==> flow/design.v <==
`timescale 1ns / 1ps
module clk_div(
   input wire sys_clk,
   input wire sys_clk_rst,
   output wire gen_clk, 
   output wire ps_clk, 
   output wire fsk_clk, 
   output wire gen_en,
   output wire ps_en,
   output wire fsk_en
);
   parameter fsk_div=5;
   parameter ps_div=fsk_div*16;
   parameter gen_div=ps_div*16;
   reg [$clog2(fsk_div)-1:0] fsk_cnt;
   reg [$clog2(ps_div)-1:0] ps_cnt;
   reg [$clog2(gen_div)-1:0] gen_cnt;
   reg gen_clk_reg;
   reg ps_clk_reg;
   reg fsk_clk_reg;
   assign gen_clk=gen_clk_reg;
   assign ps_clk=ps_clk_reg;
   assign fsk_clk=fsk_clk_reg;
   assign gen_en=~(gen_cnt<gen_div-1) & ~gen_clk_reg;
   assign ps_en=~(ps_cnt<ps_div-1) & ~ps_clk_reg;
   assign fsk_en=~(fsk_cnt<fsk_div-1) & ~fsk_clk_reg;
   always@(posedge sys_clk or posedge sys_clk_rst) begin
     if(sys_clk_rst) begin
       gen_cnt<=32'd0;
       ps_cnt<=32'd0;
       fsk_cnt<=32'd0;
       gen_clk_reg<=1'b0;
       ps_clk_reg<=1'b0;
       fsk_clk_reg<=1'b0;
     end
     else begin
       if(gen_cnt<gen_div-1) begin
         gen_cnt<=gen_cnt+32'd1;
         gen_clk_reg<=gen_clk_reg;
       end
       else begin
         gen_cnt<=32'd0;
         gen_clk_reg<=~gen_clk_reg;
       end
       if(ps_cnt<ps_div-1) begin
         ps_cnt<=ps_cnt+32'd1;
         ps_clk_reg<=ps_clk_reg;
       end
       else begin
         ps_cnt<=32'd0;
         ps_clk_reg<=~ps_clk_reg;
       end
       if(fsk_cnt<fsk_div-1) begin
         fsk_cnt<=fsk_cnt+32'd1;
         fsk_clk_reg<=fsk_clk_reg;
       end
       else begin
         fsk_cnt<=32'd0;
         fsk_clk_reg<=~fsk_clk_reg;
       end
     end
   end
endmodule
`timescale 1ns / 1ps
module sig_gen(
  input wire clk,
  input wire rst,
  input wire en,
  output wire [7:0] data_out
);
  reg [7:0] data_out_reg;
  assign data_out=data_out_reg;
  always@(posedge clk or posedge rst) begin
   if(rst) begin
    data_out_reg<=8'd0;
   end
   else if(en) begin
    data_out_reg<=data_out_reg+8'd1;
   end
  end
endmodule
`timescale 1ns / 1ps
module hamming_encode(
    input wire [7:0] bitstream,
    input wire clk,
    input wire rst,
    input wire en,
    output wire [15:0] hammingcode
);    
    reg [2:0] check1;
    reg [2:0] check2;
    reg [15:0] hammingcode_reg;
    assign hammingcode=hammingcode_reg;
always @(*) begin
    check1[2] <= bitstream[7] ^ bitstream[6] ^ bitstream[5];
    check1[1] <= bitstream[7] ^ bitstream[6] ^ bitstream[4];
    check1[0] <= bitstream[7] ^ bitstream[5] ^ bitstream[4];
    check2[2] <= bitstream[3] ^ bitstream[2] ^ bitstream[1];
    check2[1] <= bitstream[3] ^ bitstream[2] ^ bitstream[0];
    check2[0] <= bitstream[3] ^ bitstream[1] ^ bitstream[0];
end
always @(posedge clk or posedge rst) begin
    if (rst) begin
        hammingcode_reg <= 16'd0;
    end
    else if (en) hammingcode_reg <= {2'b11,bitstream[7:4], check1[2:0], bitstream[3:0], check2[2:0]};
end
endmodule
`timescale 1ns / 1ps
module P2S(
   input wire clk, 
   input wire rst,
   input wire en,
   input wire [15:0] din,
   output reg dout,
   output reg sig_valid
    );
    reg [3:0] cnt;
    always@(posedge clk or posedge rst) begin
      if(rst) begin
        cnt <= 4'd0;
        dout <= 1'b0;
        sig_valid <= 1'b0;
      end
      else if(en) begin
      if(din[15:14]==2'b11) begin
        dout <= din[15-cnt];
        sig_valid<=1'b1;
        if(cnt<=14) cnt <= cnt + 4'd1;
        else cnt <= 4'd0;
       end 
       else sig_valid<=1'b0;
      end
    end
endmodule
`timescale 1ns / 1ps
module fsk_modulate (
    input wire clk,
    input wire rst,
    input wire en,
    input wire bit_in,
    input wire sig_valid,
    output wire wave_out
);
    reg [3:0] cnt;
    reg wave_h, wave_l;
    always @(posedge clk or posedge rst) begin
		if (rst) begin
			cnt <= 4'b0000;
			wave_h <= 0;
			wave_l <= 0;
		end
		else if (en) begin
		 if(sig_valid) begin
			if(cnt == 4'b0111) begin
				wave_h <= ~wave_h;
				wave_l <= ~wave_l;
				cnt <= 4'b0000;
			end
			else if(~(cnt%4)) begin
				wave_h <= ~wave_h;
			end
			cnt <= cnt + 1;
		 end
		 else cnt<=4'b0;
		end
    end
    assign wave_out = bit_in?wave_h:wave_l;
endmodule
`timescale 1ns / 1ps
module fsk_demodulate(
   input wire clk,
   input wire rst,
   input wire en,
   input wire in,
   output reg out
 );
    reg [4:0] zeronum;
    reg [4:0] clknum;
    reg last,outreg;
    always@(posedge clk or posedge rst)
    begin
		if (rst) begin
			last<=0;
			zeronum<=0;
			clknum<=5'b0;
			outreg<=0;
			out<=0;
		end
		else if (en) begin
			clknum<=clknum+1;
			if(in!=last)
			begin
				zeronum<=zeronum+1;
			end
			if(clknum == 3) 
			begin
				if(zeronum > 1)
				begin
					outreg<=1;
				end
				else
				begin
					outreg<=0;
				end
			end 
			if(clknum == 15)
			begin
				clknum<=0;
				zeronum<=0;
				out<=outreg;
			end
			last<=in;
		end
    end
endmodule
`timescale 1ns / 1ps
module S2P(
  input wire clk, 
  input wire rst,
  input wire en,
  input wire din,
  output reg [13:0] hammingcode
    );
    reg [1:0] current;
    reg [1:0] next;
    parameter IDLE = 2'b00;
    parameter START = 2'b01;
    parameter RECEIVE = 2'b11;
    reg [13:0] temp_reg;
    reg current_bit;
    reg [15:0] cnt;
    reg flag; 
    always@(posedge clk or posedge rst) begin
      if(rst) begin
       current <= IDLE;
      end
      else if(en) begin
       current <= next;
      end
    end
    always@(*) begin
     case(current)
      IDLE:
        if(current_bit) next<=START;
        else next<=IDLE;
      START:
        if(current_bit) next<=RECEIVE;
        else next<=IDLE; 
      RECEIVE:begin
        if(cnt<13) begin
         next <= RECEIVE; 
        end
        else begin
         next <= IDLE;
        end
      end
      default:next <= IDLE;
     endcase
    end
    always@(posedge clk or posedge rst) begin
     if(rst) begin
      current_bit <= 1'b0;
      temp_reg <= 14'b0;
      cnt <= 16'd0;
      flag <= 1'b0;
      hammingcode <= 14'b0;
     end
     else if(en) begin
      current_bit<=din;
      case(current)
        IDLE:begin
         flag<=1'b0;
         temp_reg<=14'b0;
        end
        START:begin
         flag<=1'b0;
         temp_reg<=14'b0;
        end
        RECEIVE:begin
         temp_reg[13-cnt]<=current_bit;
         cnt<=cnt+16'd1;
         flag<=1'b0;
         if(cnt==13) begin
          flag<=1'b1;
          cnt<=16'd0;
         end
        end
        default:begin
         flag<=1'b0;
         temp_reg<=14'b0;
        end
      endcase
      if(flag) begin
       hammingcode <= temp_reg;
      end
     end
    end
endmodule
`timescale 1ns / 1ps
module hamming_decode(
    input [13:0] code,
    input clk,
    input rst,
    input en,
    output reg [7:0] bitstream
    );
    reg [2:0] check1;
    reg [2:0] check2;
always @(*) begin
    check1[2] <= code[13] ^ code[12] ^ code[11] ^ code[9];
    check1[1] <= code[13] ^ code[12] ^ code[10] ^ code[8];
    check1[0] <= code[13] ^ code[11] ^ code[10] ^ code[7];
    check2[2] <= code[6] ^ code[5] ^ code[4] ^ code[2];
    check2[1] <= code[6] ^ code[5] ^ code[3] ^ code[1];
    check2[0] <= code[6] ^ code[4] ^ code[3] ^ code[0];
end
always @(posedge clk or posedge rst) begin
     if (rst) begin
       bitstream <= 4'd0;
     end
     else if (en) begin
        case(check1)
            3'b111: bitstream[7:4] <= {~code[13], code[12:10]};
            3'b110: bitstream[7:4] <= {code[13], ~code[12], code[11:10]};
            3'b101: bitstream[7:4] <= {code[13:12], ~code[11], code[10]};
            3'b011: bitstream[7:4] <= {code[13:11], ~code[10]};
            default: bitstream[7:4] <= code[13:10];
        endcase
        case(check2)
            3'b111: bitstream[3:0] <= {~code[6], code[5:3]};
            3'b110: bitstream[3:0] <= {code[6], ~code[5], code[4:3]};
            3'b101: bitstream[3:0] <= {code[6:5], ~code[4], code[3]};
            3'b011: bitstream[3:0] <= {code[6:4], ~code[3]};
            default: bitstream[3:0] <= code[6:3];
        endcase
     end
end
endmodule
`timescale 1ns / 1ps
module Tx_top(
  input wire sys_clk,
  input wire sys_clk_rst,
  input wire rst,
  output wire [7:0] data_out, 
  output wire [15:0] hammingcode,
  output wire fsk_out 
);
  wire gen_clk;
  wire ps_clk;
  wire fsk_clk;
  wire gen_en;
  wire ps_en;
  wire fsk_en;
  clk_div my_clk_div(
   .sys_clk(sys_clk),
   .sys_clk_rst(sys_clk_rst),
   .gen_clk(gen_clk),
   .ps_clk(ps_clk),
   .fsk_clk(fsk_clk),
   .gen_en(gen_en),
   .ps_en(ps_en),
   .fsk_en(fsk_en)
  );
  sig_gen my_sig_gen(
    .clk(sys_clk),
    .en(gen_en),
    .rst(rst),
    .data_out(data_out)
  );
  hamming_encode my_hamming_encode(
    .bitstream(data_out),
    .clk(sys_clk),
    .en(gen_en),
    .rst(rst),
    .hammingcode(hammingcode)
  );
  wire dout;
  wire sig_valid;
  P2S my_P2S(
    .clk(sys_clk),
    .en(ps_en),
    .rst(rst),
    .din(hammingcode),
    .dout(dout),
    .sig_valid(sig_valid)
  );
  fsk_modulate my_fsk_modulate(
    .clk(sys_clk),
    .en(fsk_en),
    .rst(rst),
    .bit_in(dout),
    .sig_valid(sig_valid),
    .wave_out(fsk_out)
  );
endmodule
`timescale 1ns / 1ps
module Rx_top(
  input wire sys_clk,
  input wire sys_clk_rst,
  input wire rst,
  input wire bit_in, 
  output wire [13:0] hammingcode,
  output wire [7:0] sig_out
);
  wire gen_clk;
  wire ps_clk;
  wire fsk_clk;
  wire gen_en;
  wire ps_en;
  wire fsk_en;
  clk_div my_clk_div(
   .sys_clk(sys_clk),
   .sys_clk_rst(sys_clk_rst),
   .gen_clk(gen_clk),
   .ps_clk(ps_clk),
   .fsk_clk(fsk_clk),
   .gen_en(gen_en),
   .ps_en(ps_en),
   .fsk_en(fsk_en)
  );
  wire de_fsk_out;
  fsk_demodulate my_fsk_demodulate(
    .clk(sys_clk),
    .en(fsk_en),
    .rst(rst),
    .in(bit_in),
    .out(de_fsk_out)
  );
  S2P my_S2P(
    .clk(sys_clk),
    .en(ps_en),
    .rst(rst),
    .din(de_fsk_out),
    .hammingcode(hammingcode)
  );
  hamming_decode my_hamming_decode(
    .code(hammingcode),
    .clk(sys_clk),
    .en(gen_en),
    .rst(rst),
    .bitstream(sig_out)
  );
endmodule
`timescale 1ns / 1ps
module comm_top(
  input wire sys_clk,
  input wire sys_clk_rst,
  input wire rst,
  input wire bit_in, 
  output wire bit_out, 
  output wire [7:0] data_trans, 
  output wire [7:0] data_recev 
);
  wire [15:0] en_hamming_code; 
  wire [13:0] de_hamming_code; 
Tx_top my_Tx_top(
  .sys_clk(sys_clk),
  .sys_clk_rst(sys_clk_rst),
  .rst(rst),
  .data_out(data_trans), 
  .hammingcode(en_hamming_code),
  .fsk_out(bit_out) 
);
Rx_top my_Rx_top(
  .sys_clk(sys_clk),
  .sys_clk_rst(sys_clk_rst),
  .rst(rst),
  .bit_in(bit_in), 
  .hammingcode(de_hamming_code),
  .sig_out(data_recev) 
);
endmodule
# Tool chain data of comm_top
# Each step is given for the RTL above and for the edited RTL.
# Lines under "before" count in the file above, lines under "after" in the edited file.
# "change": "after" minus "before" as printed here.
# Operators carry their Yosys type and port widths (W data, S select, Z words).
# Cell names lack the library's common part.
# The mark -- stands for no value.
[inputs] top="comm_top" clock="sys_clk" lib="sky130hd" lib_corner="tt_025C_1v80"

# Edit of the RTL
# The edit as a unified diff against the file above.
# The edit is scripted: it alters the design's behaviour and was not made to optimise anything.
# begin of diff
@@ -10,5 +10,5 @@
    output wire fsk_en
 );
-   parameter fsk_div=5;
+   parameter fsk_div=4;
    parameter ps_div=fsk_div*16;
    parameter gen_div=ps_div*16;
# end of diff

# Word level
# Yosys after proc, flatten, opt, wreduce and memory -nomap, before mapping. Memory bits, and registers merged into a memory's read port (data or address), are not among the register bits. Print and check cells are not counted. Equal cells are merged and count once.
[bits] element="output_inout_bits" before=17 after=17 change=0
[bits] element="elab_cells" before=172 after=172 change=0
[bits] element="regBits" before=152 after=146 change=-6
[op_classes] element="bitwise" before=58 after=58 change=0
[op_classes] element="equal" before=16 after=16 change=0
[op_classes] element="cmp" before=9 after=9 change=0
[op_classes] element="n_mux" before=26 after=26 change=0
[op_classes] element="reduce_and_logical" before=12 after=12 change=0
[op_classes] element="n_shift" before=3 after=3 change=0
[op_classes] element="addsub" before=15 after=15 change=0
[ops] op="$add A11 B1 Y11 const B" before=2 after=0 change=-2
[ops] op="$add A3 B1 Y3 const B" before=2 after=0 change=-2
[ops] op="$add A7 B1 Y7 const B" before=2 after=0 change=-2
[ops] op="$lt A11 B11 Y1 const B" before=2 after=0 change=-2
[ops] op="$lt A3 B3 Y1 const B" before=2 after=0 change=-2
[ops] op="$lt A7 B7 Y1 const B" before=2 after=0 change=-2
[ops] op="$mux W11" before=2 after=0 change=-2
[ops] op="$mux W2" before=2 after=4 change=2
[ops] op="$mux W3" before=2 after=0 change=-2
[ops] op="$mux W7" before=2 after=0 change=-2
[ops] op="$add A10 B1 Y10 const B" before=0 after=2 change=2
[ops] op="$add A2 B1 Y2 const B" before=0 after=2 change=2
[ops] op="$add A6 B1 Y6 const B" before=0 after=2 change=2
[ops] op="$lt A10 B10 Y1 const B" before=0 after=2 change=2
[ops] op="$lt A2 B2 Y1 const B" before=0 after=2 change=2
[ops] op="$lt A6 B6 Y1 const B" before=0 after=2 change=2
[ops] op="$mux W10" before=0 after=2 change=2
[ops] op="$mux W6" before=0 after=2 change=2
[ops] op="$xor A1 B1 Y1" before=26 after=26 change=0
[ops] op="$not A1 Y1" before=22 after=22 change=0
[ops] op="$mux W1" before=8 after=8 change=0
[ops] op="$and A1 B1 Y1" before=6 after=6 change=0
[ops] op="$eq A3 B3 Y1 const B" before=6 after=6 change=0
[ops] op="$reduce_and A2 Y1" before=6 after=6 change=0
[ops] op="$mux W5" before=3 after=3 change=0
[ops] op="$add A4 B1 Y4 const B" before=2 after=2 change=0
[ops] op="$add A5 B1 Y5 const B" before=2 after=2 change=0
[ops] op="$eq A2 B2 Y1 const B" before=2 after=2 change=0
# Not every row of either side is listed.

# Logic depth
# Yosys ltp: most cells in a row. Word level: on the elaborated netlist, between registers, memories and ports. Mapped: between sequential cells and ports; inverters and the memories' decode and read muxes count.
[logic_depth] element="word_depth" before=7 after=7 change=0
[logic_depth] element="abc_area" before="0" after="0"
[logic_depth] element="depth_mapped" before=15 after=16 change=1
[logic_depth] element="mapped_depth_nobuf" before=13 after=13 change=0

# Mapped cells and area
# The flow's flattened synthesis, as Yosys stat reports it; memories are mapped. The netlist is that of the ABC_AREA named above (0 if unset); the other value can give another one.
[synth_totals] element="synth_area_mm2" before=0.0080214 after=0.0081015 change=0.0000801
[synth_totals] element="mapped_cells" before=808 after=849 change=41
[synth_totals] element="sequential_area_mm2" before=0.0038299 after=0.0036798 change=-0.0001501
[synth_totals] element="ff_cells" before=153 after=147 change=-6
[synth_totals] element="buf_cells" before=42 after=42 change=0
[types] type="nand2_1" before=112 after=133 change=21
[types] type="nor3_1" before=13 after=26 change=13
[types] type="and3_1" before=20 after=10 change=-10
[types] type="nand4_1" before=20 after=10 change=-10
[types] type="nor4_1" before=5 after=15 change=10
[types] type="nor2b_1" before=16 after=8 change=-8
[types] type="xnor2_1" before=64 after=57 change=-7
[types] type="o2111ai_1" before=7 after=0 change=-7
[types] type="dfrtp_1" before=152 after=146 change=-6
[types] type="o21ai_0" before=28 after=34 change=6
[types] type="nor2_1" before=79 after=74 change=-5
[types] type="nand2b_1" before=6 after=11 change=5
[types] type="nand4bb_1" before=0 after=5 change=5
[types] type="mux2i_1" before=4 after=8 change=4
[types] type="a21o_1" before=1 after=5 change=4
[types] type="o21ai_1" before=0 after=4 change=4
[types] type="o2bb2ai_1" before=0 after=4 change=4
[types] type="xor2_1" before=45 after=48 change=3
# Not every row of either side is listed.
# By module: a second synthesis without flattening, with its own total; a netlist apart from the flattened one above.
[hier_totals] element="cells_unflattened" before=875 after=825 change=-50
[hier_totals] element="hier_area_mm2" before=0.0090011 after=0.0085482 change=-0.0004529
# Rows give one instance, submodules left out.
[by_module_before] module="S2P" n_inst=1 n_cells=367 mod_area_mm2=0.0034608
[by_module_before] module="clk_div" n_inst=2 n_cells=103 mod_area_mm2=0.0011111
[by_module_before] module="hamming_decode" n_inst=1 n_cells=92 mod_area_mm2=0.0007945
[by_module_before] module="fsk_demodulate" n_inst=1 n_cells=68 mod_area_mm2=0.0007294
[by_module_before] module="hamming_encode" n_inst=1 n_cells=40 mod_area_mm2=0.0007057
[by_module_before] module="P2S" n_inst=1 n_cells=48 mod_area_mm2=0.0004529
[by_module_before] module="sig_gen" n_inst=1 n_cells=27 mod_area_mm2=0.0003453
[by_module_before] module="fsk_modulate" n_inst=1 n_cells=27 mod_area_mm2=0.0002903
[by_module_before] module="Rx_top" n_inst=1 n_cells=0 mod_area_mm2=0
[by_module_before] module="Tx_top" n_inst=1 n_cells=0 mod_area_mm2=0
[by_module_before] module="comm_top" n_inst=1 n_cells=0 mod_area_mm2=0
[by_module_after] module="S2P" n_inst=1 n_cells=367 mod_area_mm2=0.0034608
[by_module_after] module="clk_div" n_inst=2 n_cells=78 mod_area_mm2=0.0008846
[by_module_after] module="hamming_decode" n_inst=1 n_cells=92 mod_area_mm2=0.0007945
[by_module_after] module="fsk_demodulate" n_inst=1 n_cells=68 mod_area_mm2=0.0007294
[by_module_after] module="hamming_encode" n_inst=1 n_cells=40 mod_area_mm2=0.0007057
[by_module_after] module="P2S" n_inst=1 n_cells=48 mod_area_mm2=0.0004529
[by_module_after] module="sig_gen" n_inst=1 n_cells=27 mod_area_mm2=0.0003453
[by_module_after] module="fsk_modulate" n_inst=1 n_cells=27 mod_area_mm2=0.0002903
[by_module_after] module="Rx_top" n_inst=1 n_cells=0 mod_area_mm2=0
[by_module_after] module="Tx_top" n_inst=1 n_cells=0 mod_area_mm2=0
[by_module_after] module="comm_top" n_inst=1 n_cells=0 mod_area_mm2=0

# Timing after synthesis
# Path of least setup slack by OpenSTA after synthesis, without wires, with an ideal clock, recovery checks aside; 20% of the period is set as input and as output delay. Where synthesis merged equal registers, the netlist keeps one of their names.
[synth_timing] element="kind" before="flip-flop to flip-flop" after="flip-flop to flip-flop"
[synth_timing] element="startpoint" before="register my_Rx_top.my_S2P.cnt[1]" after="register my_Rx_top.my_S2P.cnt[1]"
[synth_timing] element="endpoint" before="register my_Rx_top.my_S2P.temp_reg[9]" after="register my_Rx_top.my_S2P.temp_reg[8]"
[synth_timing] element="path_buffers" before=2 after=3 change=1
[synth_timing] element="slack_ns" before=6.512 after=6.433 change=-0.079
[synth_timing] element="t_arrival_ns" before=3.351 after=3.439 change=0.088
[synth_timing] element="delay_ns" before=3.488 after=3.567 change=0.079
[synth_timing] element="stages" before=16 after=15 change=-1
[synth_timing] element="t_required_ns" before=9.863 after=9.872 change=0.009
[synth_timing] element="clock_period_ns" before=10.0 after=10.0 change=0.0
[synth_timing] element="synth_period_reached_ns" before=3.488 after=3.567 change=0.079
# "delay_ns" is the arrival time less input delay plus setup time.
# "stages": output pins that drive a net of the path, with the launching flip-flop's if there is one; two outputs of one cell count as two.
# "synth_period_reached_ns" = period - worst setup slack (recovery checks aside). The figure is calculated, with input and output delays left at 20% of the set period.
# Between the ends stands the longest chain of elaborated cells between them, by number of cells; it is not shown to be the way that was timed. Of several equally long chains one is given.
# A line is the first line of the expression or statement that the cell stems from. Yosys adds cells for indexed reads and writes and turns some case tables into memories.
# A register here has more assigning lines than the two given.
# Lines with a computed index may be missing from the assigning lines.
[synth_via_before] cell_sequence="dfrtp_1 > ha_1 > buf_2 > a2111oi_4 > nand3_2 > nor4b_2 > o2111ai_1 > nor3_1 > ha_1 > inv_1 > nor3_1 > a32o_1 > clkbuf_1 > o2111ai_1 > a21oi_1 > o32ai_2" elab_chain_cells=7 cone_cells=8
[synth_rtl_before] element="from (decl)" line_no=232 rtl="reg [15:0] cnt;"
[synth_rtl_before] element="from (assign)" line_no=265 rtl="cnt <= 16'd0;"
[synth_rtl_before] element="from (assign)" line_no=282 rtl="cnt<=cnt+16'd1;"
[synth_rtl_before] element="$sub A4 B16 Y17" line_no=281 rtl="temp_reg[13-cnt]<=current_bit;"
[synth_rtl_before] element="$neg A32 Y33" line_no=281
[synth_rtl_before] element="$shift A1 B33 Y14" line_no=281
[synth_rtl_before] element="$not A14 Y14" line_no=281
[synth_rtl_before] element="$and A14 B14 Y14" line_no=281
[synth_rtl_before] element="$or A14 B14 Y14" line_no=281
[synth_rtl_before] element="$mux W14" line_no=271 rtl="case(current)"
[synth_rtl_before] element="to (assign)" line_no=264 rtl="temp_reg <= 14'b0;"
[synth_rtl_before] element="to (assign)" line_no=274 rtl="temp_reg<=14'b0;"
[synth_rtl_before] element="to (decl)" line_no=230 rtl="reg [13:0] temp_reg;"
[synth_via_after] cell_sequence="dfrtp_1 > buf_2 > inv_1 > ha_1 > nand2_1 > nor4_1 > o21ai_2 > or3_4 > or4_4 > a2111oi_4 > mux2i_2 > buf_6 > buf_6 > nor4_1 > o21ai_0" elab_chain_cells=7 cone_cells=8
[synth_rtl_after] element="from (decl)" line_no=232 rtl="reg [15:0] cnt;"
[synth_rtl_after] element="from (assign)" line_no=265 rtl="cnt <= 16'd0;"
[synth_rtl_after] element="from (assign)" line_no=282 rtl="cnt<=cnt+16'd1;"
[synth_rtl_after] element="$sub A4 B16 Y17" line_no=281 rtl="temp_reg[13-cnt]<=current_bit;"
[synth_rtl_after] element="$neg A32 Y33" line_no=281
[synth_rtl_after] element="$shift A1 B33 Y14" line_no=281
[synth_rtl_after] element="$not A14 Y14" line_no=281
[synth_rtl_after] element="$and A14 B14 Y14" line_no=281
[synth_rtl_after] element="$or A14 B14 Y14" line_no=281
[synth_rtl_after] element="$mux W14" line_no=271 rtl="case(current)"
[synth_rtl_after] element="to (assign)" line_no=264 rtl="temp_reg <= 14'b0;"
[synth_rtl_after] element="to (assign)" line_no=274 rtl="temp_reg<=14'b0;"
[synth_rtl_after] element="to (decl)" line_no=230 rtl="reg [13:0] temp_reg;"

# Worst path after layout
# From the final timing report of each run of pair A: the path of least setup slack in the routed layout; clock arrival at registers is part of the times.
[layout_timing] element="kind" before="flip-flop to flip-flop" after="flip-flop to flip-flop"
[layout_timing] element="startpoint" before="register my_Rx_top.my_S2P.cnt[1]" after="register my_Rx_top.my_S2P.cnt[2]"
[layout_timing] element="endpoint" before="register my_Rx_top.my_S2P.temp_reg[9]" after="register my_Rx_top.my_S2P.temp_reg[8]"
[layout_timing] element="t_required_ns" before=10.33 after=10.35 change=0.02
[layout_timing] element="slack_ns" before=5.89 after=5.75 change=-0.14
[layout_timing] element="path_buffers" before=0 after=0 change=0
[layout_timing] element="clock_period_ns" before=10.0 after=10.0 change=0.0
[layout_timing] element="t_arrival_ns" before=4.44 after=4.59 change=0.15
[layout_timing] element="stages" before=13 after=11 change=-2
# Between the ends stands the longest chain of elaborated cells between them, by number of cells; it is not shown to be the way that was timed. Of several equally long chains one is given.
# A register here has more assigning lines than the two given.
# Lines with a computed index may be missing from the assigning lines.
[layout_via_before] cell_sequence="dfrtp_1 > ha_1 > a2111oi_4 > nand3_2 > nor4b_2 > o2111ai_1 > nor3_1 > ha_1 > nand2b_1 > a2111oi_4 > or2_1 > nand4_4 > o32ai_2" elab_chain_cells=7 cone_cells=8
[layout_rtl_before] element="from (decl)" line_no=232 rtl="reg [15:0] cnt;"
[layout_rtl_before] element="from (assign)" line_no=265 rtl="cnt <= 16'd0;"
[layout_rtl_before] element="from (assign)" line_no=282 rtl="cnt<=cnt+16'd1;"
[layout_rtl_before] element="$sub A4 B16 Y17" line_no=281 rtl="temp_reg[13-cnt]<=current_bit;"
[layout_rtl_before] element="$neg A32 Y33" line_no=281
[layout_rtl_before] element="$shift A1 B33 Y14" line_no=281
[layout_rtl_before] element="$not A14 Y14" line_no=281
[layout_rtl_before] element="$and A14 B14 Y14" line_no=281
[layout_rtl_before] element="$or A14 B14 Y14" line_no=281
[layout_rtl_before] element="$mux W14" line_no=271 rtl="case(current)"
[layout_rtl_before] element="to (assign)" line_no=264 rtl="temp_reg <= 14'b0;"
[layout_rtl_before] element="to (assign)" line_no=274 rtl="temp_reg<=14'b0;"
[layout_rtl_before] element="to (decl)" line_no=230 rtl="reg [13:0] temp_reg;"
[layout_via_after] cell_sequence="dfrtp_1 > ha_1 > nand2b_1 > nor4_1 > o21ai_2 > or3_4 > or4_4 > a2111oi_4 > mux2i_4 > or4_1 > o21ai_0" elab_chain_cells=7 cone_cells=8
[layout_rtl_after] element="from (decl)" line_no=232 rtl="reg [15:0] cnt;"
[layout_rtl_after] element="from (assign)" line_no=265 rtl="cnt <= 16'd0;"
[layout_rtl_after] element="from (assign)" line_no=282 rtl="cnt<=cnt+16'd1;"
[layout_rtl_after] element="$sub A4 B16 Y17" line_no=281 rtl="temp_reg[13-cnt]<=current_bit;"
[layout_rtl_after] element="$neg A32 Y33" line_no=281
[layout_rtl_after] element="$shift A1 B33 Y14" line_no=281
[layout_rtl_after] element="$not A14 Y14" line_no=281
[layout_rtl_after] element="$and A14 B14 Y14" line_no=281
[layout_rtl_after] element="$or A14 B14 Y14" line_no=281
[layout_rtl_after] element="$mux W14" line_no=271 rtl="case(current)"
[layout_rtl_after] element="to (assign)" line_no=264 rtl="temp_reg <= 14'b0;"
[layout_rtl_after] element="to (assign)" line_no=274 rtl="temp_reg<=14'b0;"
[layout_rtl_after] element="to (decl)" line_no=230 rtl="reg [13:0] temp_reg;"

# Measured runs
# Runs of the flow (Yosys, OpenROAD) on both versions; the two runs of a pair have the same settings. The constraints put input and output delay at 20% of the set period each and load the outputs with 0.01 pF.
[settings_pair_A] CORE_UTILIZATION=40 period_ns=10.0 CAP_MARGIN=20 CORE_MARGIN=2 SLEW_MARGIN=20
[results_pair_A] element="fin_util_frac" before=0.458 after=0.455 change=-0.003
[results_pair_A] element="achieved_clock_period_ns" before=4.106 after=4.248 change=0.142
[results_pair_A] element="layout_stdcell_area_mm2" before=0.0089649 after=0.009115 change=0.0001501
[results_pair_A] element="ws_setup_ns" before=5.894 after=5.752 change=-0.142
[results_pair_A] element="yosys.chip_area_mm2" before=0.0080214 after=0.0081015 change=0.0000801
[results_pair_A] element="timing.setup.tns_ns" before=0.000 after=0.000 change=0.000
[results_pair_A] element="design_power_uw" before=1263 after=1318 change=55
[results_pair_A] element="die_area_mm2" before=0.0212023 after=0.0214081 change=0.0002058
[results_pair_A] element="ws_hold_ns" before=0.428 after=0.432 change=0.004
[settings_pair_B] CAP_MARGIN=5 CELL_PAD_IN_SITES_DETAIL_PLACEMENT=1 CORE_UTILIZATION=26 GPL_TIMING_DRIVEN=1 MAX_ROUTING_LAYER="met4" MIN_ROUTING_LAYER="met1" SETUP_SLACK_MARGIN=0.42 SLEW_MARGIN=35 TNS_END_PERCENT=65 period_ns=5.81 CORE_MARGIN=2
[results_pair_B] element="fin_util_frac" before=0.302 after=0.302 change=0.000
[results_pair_B] element="achieved_clock_period_ns" before=4.082 after=4.398 change=0.316
[results_pair_B] element="layout_stdcell_area_mm2" before=0.0092176 after=0.0092751 change=0.0000575
[results_pair_B] element="ws_setup_ns" before=1.728 after=1.412 change=-0.316
[results_pair_B] element="yosys.chip_area_mm2" before=0.0080214 after=0.0081015 change=0.0000801
[results_pair_B] element="timing.setup.tns_ns" before=0.000 after=0.000 change=0.000
[results_pair_B] element="design_power_uw" before=2330 after=2251 change=-79
[results_pair_B] element="die_area_mm2" before=0.0322723 after=0.0325875 change=0.0003152
[results_pair_B] element="ws_hold_ns" before=0.435 after=0.434 change=-0.001
# "achieved_clock_period_ns": clock period set for the run, less the worst setup slack. It is reckoned from that one timing run; input and output delays stay at 20% of the period that was set.
# "design_power_uw" rests on the timing tool's default activity at the inputs, not on a simulated workload.
